==> flow/design.v <==
`timescale 1ns/1ns
 `timescale 1ns/1ns
module signed_shifter (input wire [4-1:0] i,
                       input wire signed [16:0] D,
                       output reg signed [16:0] Q);
always @ *
begin
Q = D >>> i;  
end
endmodule
 `timescale 1ns/1ns
module rotator (
    input wire clk,
    input wire rst,
    input wire signed  [16:0]    x_i,
    input wire signed  [16:0]    y_i,
    output wire signed [16:0]    x_o,
    output wire signed [16:0]    y_o
    );
    parameter integer iteration             = 0;  
    parameter signed [16:0] tangle = 0;  
    reg signed [16:0] x_1;
    reg signed [16:0] y_1;
    wire signed [16:0] x_i_shifted;
    wire signed [16:0] y_i_shifted;
    signed_shifter x_shifter(iteration,x_i,x_i_shifted);
    signed_shifter y_shifter(iteration,y_i,y_i_shifted);
    always @ (posedge clk)
        if (rst) begin
            x_1 <= 0;
            y_1 <= 0;
            end else begin
            if (y_i > 0) begin   
                x_1 <= x_i + y_i_shifted;  
                y_1 <= y_i - x_i_shifted;  
                end else begin
                x_1 <= x_i - y_i_shifted;  
                y_1 <= y_i + x_i_shifted;  
            end
        end
        assign x_o = x_1;
        assign y_o = y_1;
endmodule
 `timescale 1ns/1ns
module cordic (
    input wire clk,
    input wire rst,
    input wire                        valid_i,
    input wire signed [16:0]    x_i,
    input wire signed [16:0]    y_i,
    output wire                        valid_o,
    output wire signed [16:0]    x_o,
    output wire signed [16:0]    y_o
    );
    function [16:0] tanangle;
        input [3:0] i;
        begin
            case (i)
                4'b0000: tanangle = 17'd25735;     
                4'b0001: tanangle = 17'd15192;     
                4'b0010: tanangle = 17'd8027;      
                4'b0011: tanangle = 17'd4075;      
                4'b0100: tanangle = 17'd2045;      
                4'b0101: tanangle = 17'd1024;      
                4'b0110: tanangle = 17'd512;       
                4'b0111: tanangle = 17'd256;       
                4'b1000: tanangle = 17'd128;       
                4'b1001: tanangle = 17'd64;        
                4'b1010: tanangle = 17'd32;        
                4'b1011: tanangle = 17'd16;        
                4'b1100: tanangle = 17'd8;         
                4'b1101: tanangle = 17'd4;         
                4'b1110: tanangle = 17'd2;         
                4'b1111: tanangle = 17'd1;         
            endcase
        end
    endfunction
    wire signed [16:0] x [16-1:0];
    wire signed [16:0] y [16-1:0];
    assign x[0]    = x_i < 0  ? -x_i 
                                : x_i;
    assign y[0]    = y_i < 0  ? -y_i
                                : y_i;
    assign x_o     = x[16-1];
    assign y_o     = y[16-1];
    reg [16-2:0] valid_pipe;
    always @ (posedge clk)
        if (rst)
            valid_pipe <= 0;
        else
            valid_pipe <= {valid_pipe[16-3:0], valid_i};
    assign valid_o = valid_pipe[16-2];
    genvar i;
    generate
    for(i = 0;i<16-1;i = i+1)
    begin
        rotator #(.iteration(i), .tangle(tanangle(i))) U (clk,rst,x[i],y[i],x[i+1],y[i+1]);
    end
    endgenerate
endmodule
# From RTL to reports: cordic
# The steps from the RTL of cordic to its reports follow in flow order.
# Lines are those of the file above, counted from 1.
# Library cell names are shortened.
# Not given: --
[inputs]
top = "cordic"
clock = "clk"
library = "sky130hd"
lib_corner = "tt_025C_1v80"

# Word level
# Source: Yosys, flattened and elaborated. Widths are those after wreduce; folded enables and synchronous resets count as part of the registers. Registers that Yosys merges into a memory's read port (data or address) are not register bits. Print and check cells do not count. Equal cells are merged and count once.
[bits]
input_bits = 37
regBits = 525
out_inout_bits = 35
wordCells = 141
[classes]
muxes = 32
compare = 17
n_addsub = 61
[op_table]
columns = ["cell", "count"]
rows = [
  ["2-to-1 mux 17 bit", 32],
  ["greater-than comparator 17 x 1 -> 1 bit with constant B", 15],
  ["less-than comparator 17 x 1 -> 1 bit with constant B", 2],
  ["adder 17 x 10 -> 17 bit", 2],
  ["subtractor 17 x 10 -> 17 bit", 2],
  ["adder 17 x 11 -> 17 bit", 2],
  ["subtractor 17 x 11 -> 17 bit", 2],
  ["adder 17 x 12 -> 17 bit", 2],
  ["subtractor 17 x 12 -> 17 bit", 2],
  ["adder 17 x 13 -> 17 bit", 2],
  ["subtractor 17 x 13 -> 17 bit", 2],
  ["adder 17 x 14 -> 17 bit", 2],
  ["subtractor 17 x 14 -> 17 bit", 2],
  ["adder 17 x 15 -> 17 bit", 2],
  ["subtractor 17 x 15 -> 17 bit", 2],
  ["adder 17 x 16 -> 17 bit", 2],
  ["subtractor 17 x 16 -> 17 bit", 2],
  ["subtractor 17 bit", 2],
  ["adder 17 x 3 -> 17 bit", 2],
  ["subtractor 17 x 3 -> 17 bit", 2],
  ["adder 17 x 4 -> 17 bit", 2],
  ["subtractor 17 x 4 -> 17 bit", 2],
  ["adder 17 x 5 -> 17 bit", 2],
  ["subtractor 17 x 5 -> 17 bit", 2],
  ["adder 17 x 6 -> 17 bit", 2],
  ["subtractor 17 x 6 -> 17 bit", 2],
  ["adder 17 x 7 -> 17 bit", 2],
  ["subtractor 17 x 7 -> 17 bit", 2],
]
# Not listed: further kinds 6, cells in them 11.

# Depth
# Yosys ltp: most cells in a row. Word level: on the elaborated netlist, between registers, memories and ports. Mapped: between sequential cells and ports; inverters and the memories' decode and read muxes count.
[logic_depth]
word_depth = 4
ABC_AREA = 0
mapped_depth = 22
mapped_depth_nobuf = 21

# Synthesis result
# Source: synth_stat.txt of the flow (Yosys; design flattened, memories mapped). It holds for the ABC_AREA given above (unset counts as 0); a run with the other value may have another netlist.
# Totals and module areas in this step are rounded.
[mapped]
sequential_area_um2 = 10490
area_um2 = 41620
cells = 5291
flip_flops = 524
buf_cells = 136
[by_type]
columns = ["cell", "count", "type_area_um2"]
rows = [
  ["dfxtp_1", 524, 1.05E+04],
  ["ha_1", 560, 7006.72],
  ["xnor2_1", 331, 2899.03],
  ["nor2_1", 706, 2.65E+03],
  ["a21oi_1", 380, 1.9E+03],
  ["xor2_1", 208, 1.82E+03],
  ["inv_1", 375, 1407.6],
  ["o21ai_0", 261, 1.31E+03],
  ["nand2_1", 339, 1272.47],
  ["nor3_1", 211, 1.06E+03],
  ["a21o_1", 115, 863.328],
  ["nor2b_1", 131, 819.536],
  ["fa_1", 31, 620.595],
  ["nand3_1", 113, 565.542],
  ["o31ai_1", 66, 495.475],
  ["nand2b_1", 69, 431.664],
  ["clkbuf_1", 110, 412.896],
  ["nor4_1", 62, 387.872],
]
# Other cell types: 55; their cells: 699.
# By module: a second synthesis without flattening, with its own total; a netlist apart from the flattened one above.
[hier_totals]
cells_unflattened = 8881
hier_area_um2 = 75510
# Rows give one instance, submodules left out.
[by_module]
columns = ["mod", "instances", "area_um2", "cells", "mod_seq_area_um2"]
rows = [
  ["signed_shifter", 30, 948.4, 102, 0.0],
  ["rotator", 1, 3182, 404, 680.7],
  ["rotator", 1, 3159, 399, 680.7],
  ["rotator", 1, 3083, 380, 680.7],
  ["rotator", 1, 3083, 380, 680.7],
  ["rotator", 1, 3083, 380, 680.7],
  ["rotator", 1, 3083, 380, 680.7],
  ["rotator", 1, 3083, 380, 680.7],
  ["rotator", 1, 3083, 380, 680.7],
  ["rotator", 1, 3083, 380, 680.7],
  ["rotator", 1, 3083, 380, 680.7],
  ["rotator", 1, 3079, 379, 680.7],
  ["rotator", 1, 2977, 370, 680.7],
  ["rotator", 1, 2977, 370, 680.7],
]
# Further modules, not shown: 3.

# Path before layout
# OpenSTA on the mapped netlist: ideal clock, no wires. The path of least setup slack (recovery checks aside). Input and output delay are each 20% of the period. Register names are those of the netlist, which keeps one name where synthesis merged equal registers.
[synth_timing]
kind = "register to register"
from = "register genblk1[1].U.y_1[2]"
to = "register genblk1[2].U.x_1[16]"
tclk_ns = 4.6
setup_time_ns = 0.070
t_required_ns = 4.530
path_stages = 22
launch_ns = 0.000
path_buffers = 1
arrival_time_ns = 4.746
path_delay_ns = 4.816
slack_ns = -0.216
synth_period_reached_ns = 4.816
# "path_delay_ns" = arrival - input delay + setup time.
# "path_stages": output pins that drive a net of the path, with the launching flip-flop's if there is one; two outputs of one cell count as two.
# "synth_period_reached_ns" = period - worst setup slack (recovery checks aside). The figure is calculated, with input and output delays left at 20% of the set period.
# The rows between start and end are the longest chain of elaborated cells between them; the timing report does not say that the signal goes this way. Where chains are equally long, one stands for them.
# Each line given opens the expression or statement behind the cell; cells for indexed reads and writes are added by Yosys, which also makes memories of some case tables.
# At most two assigning lines are given for a register; there are more.
[synth_via]
path_cell_list = "dfxtp_1 -> inv_1 -> ha_1 -> or4b_2 -> nor4b_1 -> nand2_1 -> or3_1 -> nand2b_1 -> buf_1 -> nor2_1 -> xnor2_1 -> ha_1 -> nor2b_1 -> o21ai_0 -> a21boi_0 -> o21ai_0 -> a21oi_1 -> a41oi_1 -> a211oi_1 -> o31a_1 -> or3_1 -> a21oi_1"
elab_chain_len = 2
cells_between = 4
lines_between = 3
classes_between = "add/sub (2); compare (1); mux (1)"
[synth_lines]
columns = ["element", "line", "rtl"]
rows = [
  ["start, declared", 23, "reg signed [16:0] y_1;"],
  ["start, assigned", 35, "y_1 <= y_i - x_i_shifted;"],
  ["start, assigned", 38, "y_1 <= y_i + x_i_shifted;"],
  ["subtractor 17 x 15 -> 17 bit", 37, "x_1 <= x_i - y_i_shifted;"],
  ["2-to-1 mux 17 bit", 33, "if (y_i > 0) begin"],
  ["end, assigned", 34, "x_1 <= x_i + y_i_shifted;"],
  ["end, assigned", 37, ""],
  ["end, declared", 22, "reg signed [16:0] x_1;"],
]

# Timing after layout
# Path of least setup slack in the final report of stored run 1 (OpenROAD, finished layout, wires in). Where an end is a register, its clock arrival counts in the times.
[layout_timing]
kind = "register to register"
from = "register genblk1[2].U.y_1[5]"
to = "register genblk1[3].U.x_1[15]"
launch_ns = 0.64
arrival_time_ns = 6.23
setup_time_ns = 0.12
path_stages = 17
slack_ns = 2.28
path_buffers = 0
t_required_ns = 8.51
tclk_ns = 7.99
# The rows between start and end are the longest chain of elaborated cells between them; the timing report does not say that the signal goes this way. Where chains are equally long, one stands for them.
# At most two assigning lines are given for a register; there are more.
[layout_via]
path_cell_list = "dfxtp_1 -> nor2_1 -> nor4b_1 -> nor3b_1 -> nor4b_1 -> a21o_1 -> nor2_1 -> xnor2_1 -> ha_1 -> o21ai_0 -> a21boi_0 -> o21ai_0 -> a211oi_1 -> nor4_1 -> o31ai_1 -> a2111oi_0 -> or4_1"
elab_chain_len = 2
cells_between = 4
lines_between = 3
classes_between = "add/sub (2); compare (1); mux (1)"
[layout_lines]
columns = ["element", "line", "rtl"]
rows = [
  ["start, declared", 23, "reg signed [16:0] y_1;"],
  ["start, assigned", 35, "y_1 <= y_i - x_i_shifted;"],
  ["start, assigned", 38, "y_1 <= y_i + x_i_shifted;"],
  ["subtractor 17 x 14 -> 17 bit", 37, "x_1 <= x_i - y_i_shifted;"],
  ["2-to-1 mux 17 bit", 33, "if (y_i > 0) begin"],
  ["end, assigned", 34, "x_1 <= x_i + y_i_shifted;"],
  ["end, assigned", 37, ""],
  ["end, declared", 22, "reg signed [16:0] x_1;"],
]

Appendix: measured runs

Design cordic on sky130hd. What follows are 3 stored runs of the flow, each under its own settings; their order means nothing. The constraints put input and output delay at 20% of the set period each and load the outputs with 0.01 pF.
"clock_period_reached_ns" means the clock period less the worst setup slack. The figure is calculated, with input and output delays left at 20% of the set period.
By "timing.worst_path_ns" is meant the share of the clock period that the worst setup path is allowed (20% is reserved at inputs, 20% at outputs), minus its slack. Clock arrival times at its registers enter into it.
The results are shown rounded.

# stored run 1
==> flow/run.sh <==
#!/bin/bash
# the make line also repeats the synthesis and layout settings of config.mk as NAME=value (left out here)
make -C /OpenROAD-flow-scripts/flow DESIGN_CONFIG=/design/flow/config.mk WORK_HOME=/design/flow/orfs CLKGATE_MAP_FILE= finish
==> flow/config.mk <==
export PLATFORM = sky130hd
export DESIGN_NAME = cordic
export DESIGN_NICKNAME = cordic
export VERILOG_FILES = /design/flow/design.v
export SDC_FILE = /design/flow/constraint.sdc
export NUM_CORES = 4
export LEC_CHECK = 0
export CAP_MARGIN = 20
export CELL_PAD_IN_SITES_GLOBAL_PLACEMENT = 3
export CORE_MARGIN = 2
export CORE_UTILIZATION = 34
export CTS_CLUSTER_SIZE = 83
export HOLD_SLACK_MARGIN = 0.03
export PLACE_DENSITY = 0.52
export SLEW_MARGIN = 20
export TNS_END_PERCENT = 15
==> flow/constraint.sdc <==
create_clock -name core_clock -period 7.99 [get_ports {clk}]
set_input_delay 1.5980 -clock core_clock [delete_from_list [all_inputs] [get_ports {clk}]]
set_output_delay 1.5980 -clock core_clock [all_outputs]
set_load 0.01 [all_outputs]

==> stored run 1: results <==
timing.setup.tns_ns=0.000
timing.worst_path_ns=5.71
worst_path_kind="register to register"
dieArea_um2=125200
layout_stdcell_area_um2=46680
worst_setup_slack_ns=2.283
util_pct=38.4
clock_period_reached_ns=5.707
holdWs_ns=0.437
yosys.chip_area_um2=41620

# stored run 2
==> flow/run.sh <==
#!/bin/bash
# the make line also repeats the synthesis and layout settings of config.mk as NAME=value (left out here)
make -C /OpenROAD-flow-scripts/flow DESIGN_CONFIG=/design/flow/config.mk WORK_HOME=/design/flow/orfs CLKGATE_MAP_FILE= finish
==> flow/config.mk <==
export PLATFORM = sky130hd
export DESIGN_NAME = cordic
export DESIGN_NICKNAME = cordic
export VERILOG_FILES = /design/flow/design.v
export SDC_FILE = /design/flow/constraint.sdc
export NUM_CORES = 4
export LEC_CHECK = 0
export CAP_MARGIN = 20
export CORE_MARGIN = 2
export CORE_UTILIZATION = 40
export SLEW_MARGIN = 20
==> flow/constraint.sdc <==
create_clock -name core_clock -period 4.6 [get_ports {clk}]
set_input_delay 0.9200 -clock core_clock [delete_from_list [all_inputs] [get_ports {clk}]]
set_output_delay 0.9200 -clock core_clock [all_outputs]
set_load 0.01 [all_outputs]

==> stored run 2: results <==
timing.worst_path_ns=4.37
worst_path_kind="register to register"
dieArea_um2=106700
clock_period_reached_ns=4.365
yosys.chip_area_um2=41620
layout_stdcell_area_um2=48020
timing.setup.tns_ns=0.000
worst_setup_slack_ns=0.235
util_pct=46.5
holdWs_ns=0.430

# stored run 3
==> flow/run.sh <==
#!/bin/bash
# the make line also repeats the synthesis and layout settings of config.mk as NAME=value (left out here)
make -C /OpenROAD-flow-scripts/flow DESIGN_CONFIG=/design/flow/config.mk WORK_HOME=/design/flow/orfs CLKGATE_MAP_FILE= finish
==> flow/config.mk <==
export PLATFORM = sky130hd
export DESIGN_NAME = cordic
export DESIGN_NICKNAME = cordic
export VERILOG_FILES = /design/flow/design.v
export SDC_FILE = /design/flow/constraint.sdc
export NUM_CORES = 4
export LEC_CHECK = 0
export CAP_MARGIN = 20
export CORE_MARGIN = 2
export CORE_UTILIZATION = 40
export SLEW_MARGIN = 20
==> flow/constraint.sdc <==
create_clock -name core_clock -period 5.03 [get_ports {clk}]
set_input_delay 1.0060 -clock core_clock [delete_from_list [all_inputs] [get_ports {clk}]]
set_output_delay 1.0060 -clock core_clock [all_outputs]
set_load 0.01 [all_outputs]

==> stored run 3: results <==
util_pct=45.1
worst_setup_slack_ns=0.360
holdWs_ns=0.433
clock_period_reached_ns=4.670
timing.setup.tns_ns=0.000
layout_stdcell_area_um2=46590
dieArea_um2=106700
timing.worst_path_ns=4.67
worst_path_kind="register to register"
yosys.chip_area_um2=41620
